==> flow/design.v <==
`timescale 1ns/10ps
module IOTDF( clk, rst, in_en, iot_in, fn_sel, busy, valid, iot_out);
input        clk;
input        rst;
input        in_en;
input  [7:0] iot_in;
input  [2:0] fn_sel;
output     busy;
output reg valid;
output reg [127:0] iot_out;
parameter GRAY2BIN = 3'b001; 
parameter FIR      = 3'b010; 
reg [9:0] counter;
reg [9:0] counter_delay1;
reg [9:0] counter_delay2;
reg [127:0] iot_data;
reg [127:0] prep_to_out;
reg [127:0] prep_to_output;
reg [127:0] wait_to;
always @(posedge clk or posedge rst) begin
    if(rst) begin
        counter <= 0;
    end else if(in_en) begin
        if (counter == 960) counter <= 0;
        else counter <= counter + 1;
    end else begin
        counter <= counter;
    end 
end
always @(posedge clk or posedge rst) begin
    if(rst) begin
        counter_delay1 <= 0;
        counter_delay2 <= 0;
    end else if(in_en) begin
        counter_delay1 <= counter;
        counter_delay2 <= counter_delay1;
    end else begin
        counter_delay1 <= counter_delay1;
        counter_delay2 <= counter_delay2;
    end
end
always @(posedge clk or posedge rst) begin
    if(rst) begin
        iot_data <= 0;
    end else if(in_en) begin
        iot_data[7:0] <= iot_in;
        iot_data[127:8] <= iot_data[119:0];
    end else begin
        iot_data <= iot_data;
    end
end
always @(posedge clk) begin
    if(!rst && in_en) begin
        wait_to <= iot_data;
    end else begin
        wait_to <= wait_to;
    end
end
integer idx;
always @(*) begin
    if(rst) begin
        prep_to_out = 0;
        prep_to_output = 0;
    end else if(in_en) begin
        if(fn_sel == GRAY2BIN) begin
            if (counter_delay1[3:0] == 15) begin
                prep_to_output = 0;
                prep_to_out[127] = iot_data[127];
                for (idx = 126; idx >= 0; idx = idx - 1) begin
                    prep_to_out[idx] = prep_to_out[idx + 1] ^ iot_data[idx];
                end
            end else begin
                prep_to_out = 0;
                prep_to_output = 0;
            end
        end else if(fn_sel == FIR) begin
            if (counter_delay1[3:0] == 15) begin
                prep_to_out = iot_data;
                prep_to_output = 0;
            end else if (counter_delay2[3:0] == 15) begin
                prep_to_out = wait_to;
                prep_to_output[127:120] = (((prep_to_out[127:120] * 8'd5) >> 3)+ 1) >> 1;
                prep_to_output[119:112] = ((((prep_to_out[119:112] * 8'd5)+(prep_to_out[127:120] * 8'd9)) >> 3)+ 1) >> 1;
                prep_to_output[111:104] = ((((prep_to_out[111:104] * 8'd5)+(prep_to_out[119:112] * 8'd9)+(prep_to_out[127:120] * 8'd2)) >>3)+ 1) >> 1;
                prep_to_output[103:96] = ((((prep_to_out[103:96] * 8'd5)+(prep_to_out[111:104] * 8'd9)+(prep_to_out[119:112] * 8'd2)) >>3)+ 1) >> 1;
                prep_to_output[95:88] = ((((prep_to_out[95:88] * 8'd5)+(prep_to_out[103:96] * 8'd9)+(prep_to_out[111:104] * 8'd2)) >>3)+ 1) >> 1;
                prep_to_output[87:80] = ((((prep_to_out[87:80] * 8'd5)+(prep_to_out[95:88] * 8'd9)+(prep_to_out[103:96] * 8'd2)) >>3)+ 1) >> 1;
                prep_to_output[79:72] = ((((prep_to_out[79:72] * 8'd5)+(prep_to_out[87:80] * 8'd9)+(prep_to_out[95:88] * 8'd2)) >>3)+ 1) >> 1;
                prep_to_output[71:64] = ((((prep_to_out[71:64] * 8'd5)+(prep_to_out[79:72] * 8'd9)+(prep_to_out[87:80] * 8'd2)) >>3)+ 1) >> 1;
                prep_to_output[63:56] = ((((prep_to_out[63:56] * 8'd5)+(prep_to_out[71:64] * 8'd9)+(prep_to_out[79:72] * 8'd2)) >>3)+ 1) >> 1;
                prep_to_output[55:48] = ((((prep_to_out[55:48] * 8'd5)+(prep_to_out[63:56] * 8'd9)+(prep_to_out[71:64] * 8'd2)) >>3)+ 1) >> 1;
                prep_to_output[47:40] = ((((prep_to_out[47:40] * 8'd5)+(prep_to_out[55:48] * 8'd9)+(prep_to_out[63:56] * 8'd2)) >>3)+ 1) >> 1;
                prep_to_output[39:32] = ((((prep_to_out[39:32] * 8'd5)+(prep_to_out[47:40] * 8'd9)+(prep_to_out[55:48] * 8'd2)) >>3)+ 1) >> 1;
                prep_to_output[31:24] = ((((prep_to_out[31:24] * 8'd5)+(prep_to_out[39:32] * 8'd9)+(prep_to_out[47:40] * 8'd2)) >>3)+ 1) >> 1;
                prep_to_output[23:16] = ((((prep_to_out[23:16] * 8'd5)+(prep_to_out[31:24] * 8'd9)+(prep_to_out[39:32] * 8'd2)) >>3)+ 1) >> 1;
                prep_to_output[15:8] = ((((prep_to_out[15:8] * 8'd5)+(prep_to_out[23:16] * 8'd9)+(prep_to_out[31:24] * 8'd2)) >>3)+ 1) >> 1;
                prep_to_output[7:0] = ((((prep_to_out[7:0] * 8'd5)+(prep_to_out[15:8] * 8'd9)+(prep_to_out[23:16] * 8'd2)) >>3)+ 1) >> 1;
            end else begin
                prep_to_out = 0;
                prep_to_output = 0;
            end
        end else begin
            prep_to_out = 0;
            prep_to_output = 0;
        end
    end else begin
        prep_to_out = 0;
        prep_to_output = 0;
    end
end
assign busy = 0;
always @(posedge clk or posedge rst) begin
    if(rst) begin
        valid <= 0;
    end else if(in_en) begin
        case(fn_sel)
            GRAY2BIN: begin
                if (counter_delay1[3:0] == 15) begin
                    valid <= 1;
                end else begin
                    valid <= 0;
                end
            end
            FIR: begin
                if (counter_delay2[3:0] == 15) begin
                    valid <= 1;
                end else begin
                    valid <= 0;
                end
            end
            default: begin
                valid <= 0;
            end
        endcase
    end
end
always @(posedge clk or posedge rst) begin
    if(rst) begin
        iot_out <= 0;
    end else if(in_en) begin
        case(fn_sel)
            GRAY2BIN: begin
                if (counter_delay1[3:0] == 15) begin
                    iot_out <= prep_to_out;
                end
            end
            FIR: begin
                if (counter_delay2[3:0] == 15) begin
                    iot_out <= prep_to_output;
                end 
            end
            default: begin
                iot_out <= 1'b0;
            end
        endcase
    end
end
endmodule
**From RTL to reports: IOTDF**

What the tools print for IOTDF, step after step.
Lines are those of the file above, counted from 1.
Cell names lack the library's common part.
A cell with n/a has no value.

- Top: IOTDF
- Clock port: clk
- Standard-cell library: sky130hd
- Timing corner: tt_025C_1v80

**After elaboration**

Source: Yosys, flattened and elaborated, memories not mapped. Widths are those after wreduce. Registers that Yosys merges into a memory's read port (data or address) are not register bits. Print and check cells do not count. Equal cells are merged and count once.

- Flip-flop bits (word level): 403
- Input bits: 14
- Word-level cells: 232

- $add $sub $neg: 46
- $mul: 31
- Equal/unequal tests: 7
- Mux-type cells: 10
- Bitwise operators: 127
- Reduce/logical cells: 3

Operator list:

| kind | number |
|---|---|
| 8-bit by 4-bit multiplier with 12-bit output with constant B | 15 |
| 128-bit two-way mux | 5 |
| 8-bit by 3-bit multiplier with 11-bit output with constant B | 16 |
| 128-bit case mux with 2-bit select | 1 |
| 11-bit by 12-bit adder with 12-bit output | 15 |
| 12-bit by 9-bit adder with 12-bit output | 14 |
| 9-bit by 1-bit adder with 9-bit output with constant B | 15 |
| 1-bit XOR | 127 |
| 10-bit by 1-bit adder with 10-bit output with constant B | 1 |
| 10-bit equality test with constant B | 1 |
| 10-bit two-way mux | 1 |
| 8-bit by 1-bit adder with 9-bit output with constant B | 1 |
| 4-bit equality test with constant B | 2 |
| 2-bit != test with constant B | 2 |
| 3-bit by 1-bit equality test with 1-bit output with constant B | 1 |
| 3-bit by 2-bit equality test with 1-bit output with constant B | 1 |
| 3-bit AND reduction | 1 |
| 1-bit case mux with 2-bit select | 1 |
| 1-bit two-way mux | 2 |
| 1-bit logical AND | 1 |
| 1-bit zero test | 1 |

**Logic depth**

Yosys ltp: most cells in a row. Word level: on the elaborated netlist, between registers, memories and ports. Mapped: between sequential cells and ports; inverters and the memories' decode and read muxes count.

- Depth in word-level cells: 130
- ABC_AREA: 0
- Mapped depth: 19
- Depth with buffers taken out: 19

**Netlist**

Source: synth_stat.txt of the flow (Yosys; design flattened, memories mapped). It holds for the ABC_AREA given above (unset counts as 0); a run with the other value may have another netlist.

Cells by type:

| cell | number | area in all (um^2) |
|---|---|---|
| dfrtp_1 | 275 | 6881.6 |
| fa_1 | 291 | 5.83E+03 |
| ha_1 | 450 | 5630.4 |
| edfxtp_1 | 128 | 3.84E+03 |
| xnor2_1 | 265 | 2.32E+03 |
| inv_1 | 548 | 2.06E+03 |
| mux2_2 | 136 | 1.53E+03 |
| xor2_1 | 162 | 1.42E+03 |
| nor2_1 | 209 | 784.502 |
| a21oi_1 | 123 | 615.59 |
| a221oi_1 | 67 | 586.813 |
| o21bai_1 | 74 | 555.533 |
| xnor3_1 | 20 | 450.432 |
| nand3_1 | 50 | 250.24 |
| clkbuf_1 | 66 | 247.738 |
| o221ai_1 | 26 | 227.718 |
| nand2_1 | 60 | 225.216 |
| o21ai_0 | 42 | 210.202 |

Other cell types: 39; their cells: 191.

- Mapped cells: 3183
- Chip area (Yosys): 0.0352989 mm^2
- Area of sequential cells: 0.0107253 mm^2
- Flip-flop cells: 403
- Buffers: 70

**Timing after synthesis**

OpenSTA on the mapped netlist: ideal clock, no wires. The path of least setup slack (recovery checks aside). Input and output delay are each 20% of the period. Register names are those of the netlist, which keeps one name where synthesis merged equal registers.

- Path kind: in2reg
- From: input port rst
- To: register iot_out[66]
- Period: 10000 ps
- External input delay: 2000 ps
- Library setup time: 65 ps
- Arrival: 9294 ps
- Required time: 9935 ps
- Setup slack: 641 ps
- Path delay: 7359 ps
- Driving pins on the path: 5
- Buffers on the path: 1
- Synthesis period reached: 9359 ps

"path delay" = arrival - input delay + setup time.
"driving pins on the path" counts driving pins, that of a launching flip-flop among them; a cell with two outputs on the path counts twice.
"synthesis period reached" = period - worst setup slack (recovery checks aside). The figure is calculated, with input and output delays left at 20% of the set period.
The rows between start and end are the longest chain of elaborated cells between them; the timing report does not say that the signal goes this way. Where chains are equally long, one stands for them.
Each line given opens the expression or statement behind the cell; cells for indexed reads and writes are added by Yosys, which also makes memories of some case tables.
A register here has more assigning lines than the two given.

- Cell sequence: inv_1 > nand2_1 > clkbuf_1 > o221ai_1 > o21a_1
- Cells in the longest elaborated chain: 3

Ends and longest elaborated chain, post-synthesis:

| item | RTL line | RTL |
|---|---|---|
| start: declaration | 4 | `input        rst;` |
| 128-bit two-way mux | 61 | `if(rst) begin` |
| 128-bit two-way mux | 148 | `if (counter_delay2[3:0] == 15) begin` |
| 128-bit case mux with 2-bit select | 141 | `case(fn_sel)` |
| end: assignment | 144 | `iot_out <= prep_to_out;` |
| end: assignment | 149 | `iot_out <= prep_to_output;` |
| end: declaration | 10 | `output reg [127:0] iot_out;` |

**Worst path after layout**

From the final timing report of run 1: the path of least setup slack in the routed layout; clock arrival at registers is part of the times.
The path's times are printed in steps of 10 ps; the period is the one set.

- Path kind: reg2reg
- From: register iot_data[125]
- To: register iot_out[16]
- Period: 10000 ps
- Library setup time: 120 ps
- Arrival: 5530 ps
- Required time: 10450 ps
- Setup slack: 4930 ps
- Driving pins on the path: 13
- Buffers on the path: 0

The rows between start and end are the longest chain of elaborated cells between them; the timing report does not say that the signal goes this way. Where chains are equally long, one stands for them.
A register here has more assigning lines than the two given.

- Cell sequence: dfrtp_1 > xor3_1 > xnor3_1 > xnor2_1 > xnor3_1 > xnor2_2 > xnor3_1 > xnor3_2 > xor3_2 > xor2_1 > xor2_1 > a221oi_1 > nor2_1
- Cells in the longest elaborated chain: 113

Ends and longest elaborated chain, post-layout:

| item | RTL line | RTL |
|---|---|---|
| start: declaration | 16 | `reg [127:0] iot_data;` |
| start: assignment | 47 | `iot_data[127:8] <= iot_data[119:0];` |
| start: assignment | 49 | `iot_data <= iot_data;` |
| 1-bit XOR (110 in a row) | 70 | `prep_to_out[idx] = prep_to_out[idx + 1] ^ iot_data[idx];` |
| 128-bit two-way mux | 61 | `if(rst) begin` |
| 128-bit two-way mux | 143 | `if (counter_delay1[3:0] == 15) begin` |
| 128-bit case mux with 2-bit select | 141 | `case(fn_sel)` |
| end: assignment | 144 | `iot_out <= prep_to_out;` |
| end: assignment | 149 | `iot_out <= prep_to_output;` |
| end: declaration | 10 | `output reg [127:0] iot_out;` |

Design IOTDF on sky130hd. What follows are 6 stored runs of the flow, each under its own settings; their order means nothing. The constraints put input and output delay at 20% of the set period each and load the outputs with 0.01 pF.
By "period reached" is meant the clock period of the run minus its worst setup slack. This is arithmetic on one report: input and output delays are still those of the set period (20% each).
By "worst setup path time" is meant the share of the clock period that the worst setup path is allowed (20% is reserved at inputs, 20% at outputs), minus its slack. Clock arrival times at its registers enter into it.
"worst setup path time" is given in steps of 10 ps.

### Run 1

Settings: `CORE_UTILIZATION=40`, `PLACE_DENSITY=0.6`, `period_ns=10.0`, `CAP_MARGIN=20`, `CORE_MARGIN=2`, `SLEW_MARGIN=20`

- Chip area after synthesis (Yosys): 0.0352989 mm^2
- Die area: 0.0906401 mm^2
- Standard-cell area after layout: 0.0398169 mm^2
- Worst setup slack after layout: 4928 ps
- Smallest hold slack: 491 ps
- Period reached: 5072 ps
- Worst setup path time: 5070 ps
- Critical path type: reg2reg

### Run 2

Settings: `ABC_AREA=0`, `CELL_PAD_IN_SITES_DETAIL_PLACEMENT=0`, `CORE_MARGIN=10`, `CORE_UTILIZATION=71`, `CTS_CLUSTER_DIAMETER=311`, `CTS_CLUSTER_SIZE=41`, `GPL_TIMING_DRIVEN=0`, `MAX_ROUTING_LAYER=met4`, `MIN_ROUTING_LAYER=met2`, `PLACE_DENSITY=0.64`, `SETUP_SLACK_MARGIN=0.76`, `TNS_END_PERCENT=15`, `period_ns=3.13`, `CAP_MARGIN=20`, `SLEW_MARGIN=20`

Stopped before the end: routing reported GRT-0232.

### Run 3

Settings: `CTS_CLUSTER_DIAMETER=166`, `GPL_TIMING_DRIVEN=0`, `period_ns=7.47`, `CAP_MARGIN=20`, `CORE_MARGIN=2`, `CORE_UTILIZATION=40`, `SLEW_MARGIN=20`

- Chip area after synthesis (Yosys): 0.0352989 mm^2
- Die area: 0.0906401 mm^2
- Standard-cell area after layout: 0.0400947 mm^2
- Worst setup slack after layout: 2070 ps
- Smallest hold slack: 480 ps
- Period reached: 5400 ps
- Worst setup path time: 5400 ps
- Critical path type: reg2reg

### Run 4

Settings: `CAP_MARGIN=30`, `CORE_UTILIZATION=24`, `PLACE_DENSITY_LB_ADDON=0.14`, `SETUP_SLACK_MARGIN=0.64`, `period_ns=3.17`, `CORE_MARGIN=2`, `SLEW_MARGIN=20`

- Chip area after synthesis (Yosys): 0.0352989 mm^2
- Die area: 0.150164 mm^2
- Standard-cell area after layout: 0.0535776 mm^2
- Worst setup slack after layout: -1193 ps
- Smallest hold slack: 398 ps
- Period reached: 4363 ps
- Worst setup path time: 4360 ps
- Critical path type: reg2reg

### Run 5

Settings: `CORE_UTILIZATION=40`, `PLACE_DENSITY=0.6`, `SETUP_SLACK_MARGIN=-0.08`, `period_ns=5.16`, `CAP_MARGIN=20`, `CORE_MARGIN=2`, `SLEW_MARGIN=20`

- Chip area after synthesis (Yosys): 0.0352989 mm^2
- Die area: 0.0906401 mm^2
- Standard-cell area after layout: 0.0399821 mm^2
- Worst setup slack after layout: 307 ps
- Smallest hold slack: 472 ps
- Period reached: 4853 ps
- Worst setup path time: 4850 ps
- Critical path type: reg2reg

### Run 6

Settings: `ABC_AREA=1`, `CELL_PAD_IN_SITES_DETAIL_PLACEMENT=0`, `CORE_ASPECT_RATIO=1.48`, `CORE_UTILIZATION=30`, `CTS_CLUSTER_DIAMETER=88`, `CTS_CLUSTER_SIZE=95`, `GPL_ROUTABILITY_DRIVEN=1`, `GPL_TIMING_DRIVEN=0`, `HOLD_SLACK_MARGIN=0.28`, `MAX_ROUTING_LAYER=met4`, `MIN_ROUTING_LAYER=met2`, `PLACE_DENSITY_LB_ADDON=0.19`, `SLEW_MARGIN=35`, `period_ns=7.47`, `CAP_MARGIN=20`, `CORE_MARGIN=2`

- Chip area after synthesis (Yosys): 0.036251 mm^2
- Die area: 0.123687 mm^2
- Standard-cell area after layout: 0.0471027 mm^2
- Worst setup slack after layout: -10463 ps
- Smallest hold slack: 486 ps
- Period reached: 17933 ps
- Worst setup path time: 17930 ps
- Critical path type: reg2reg
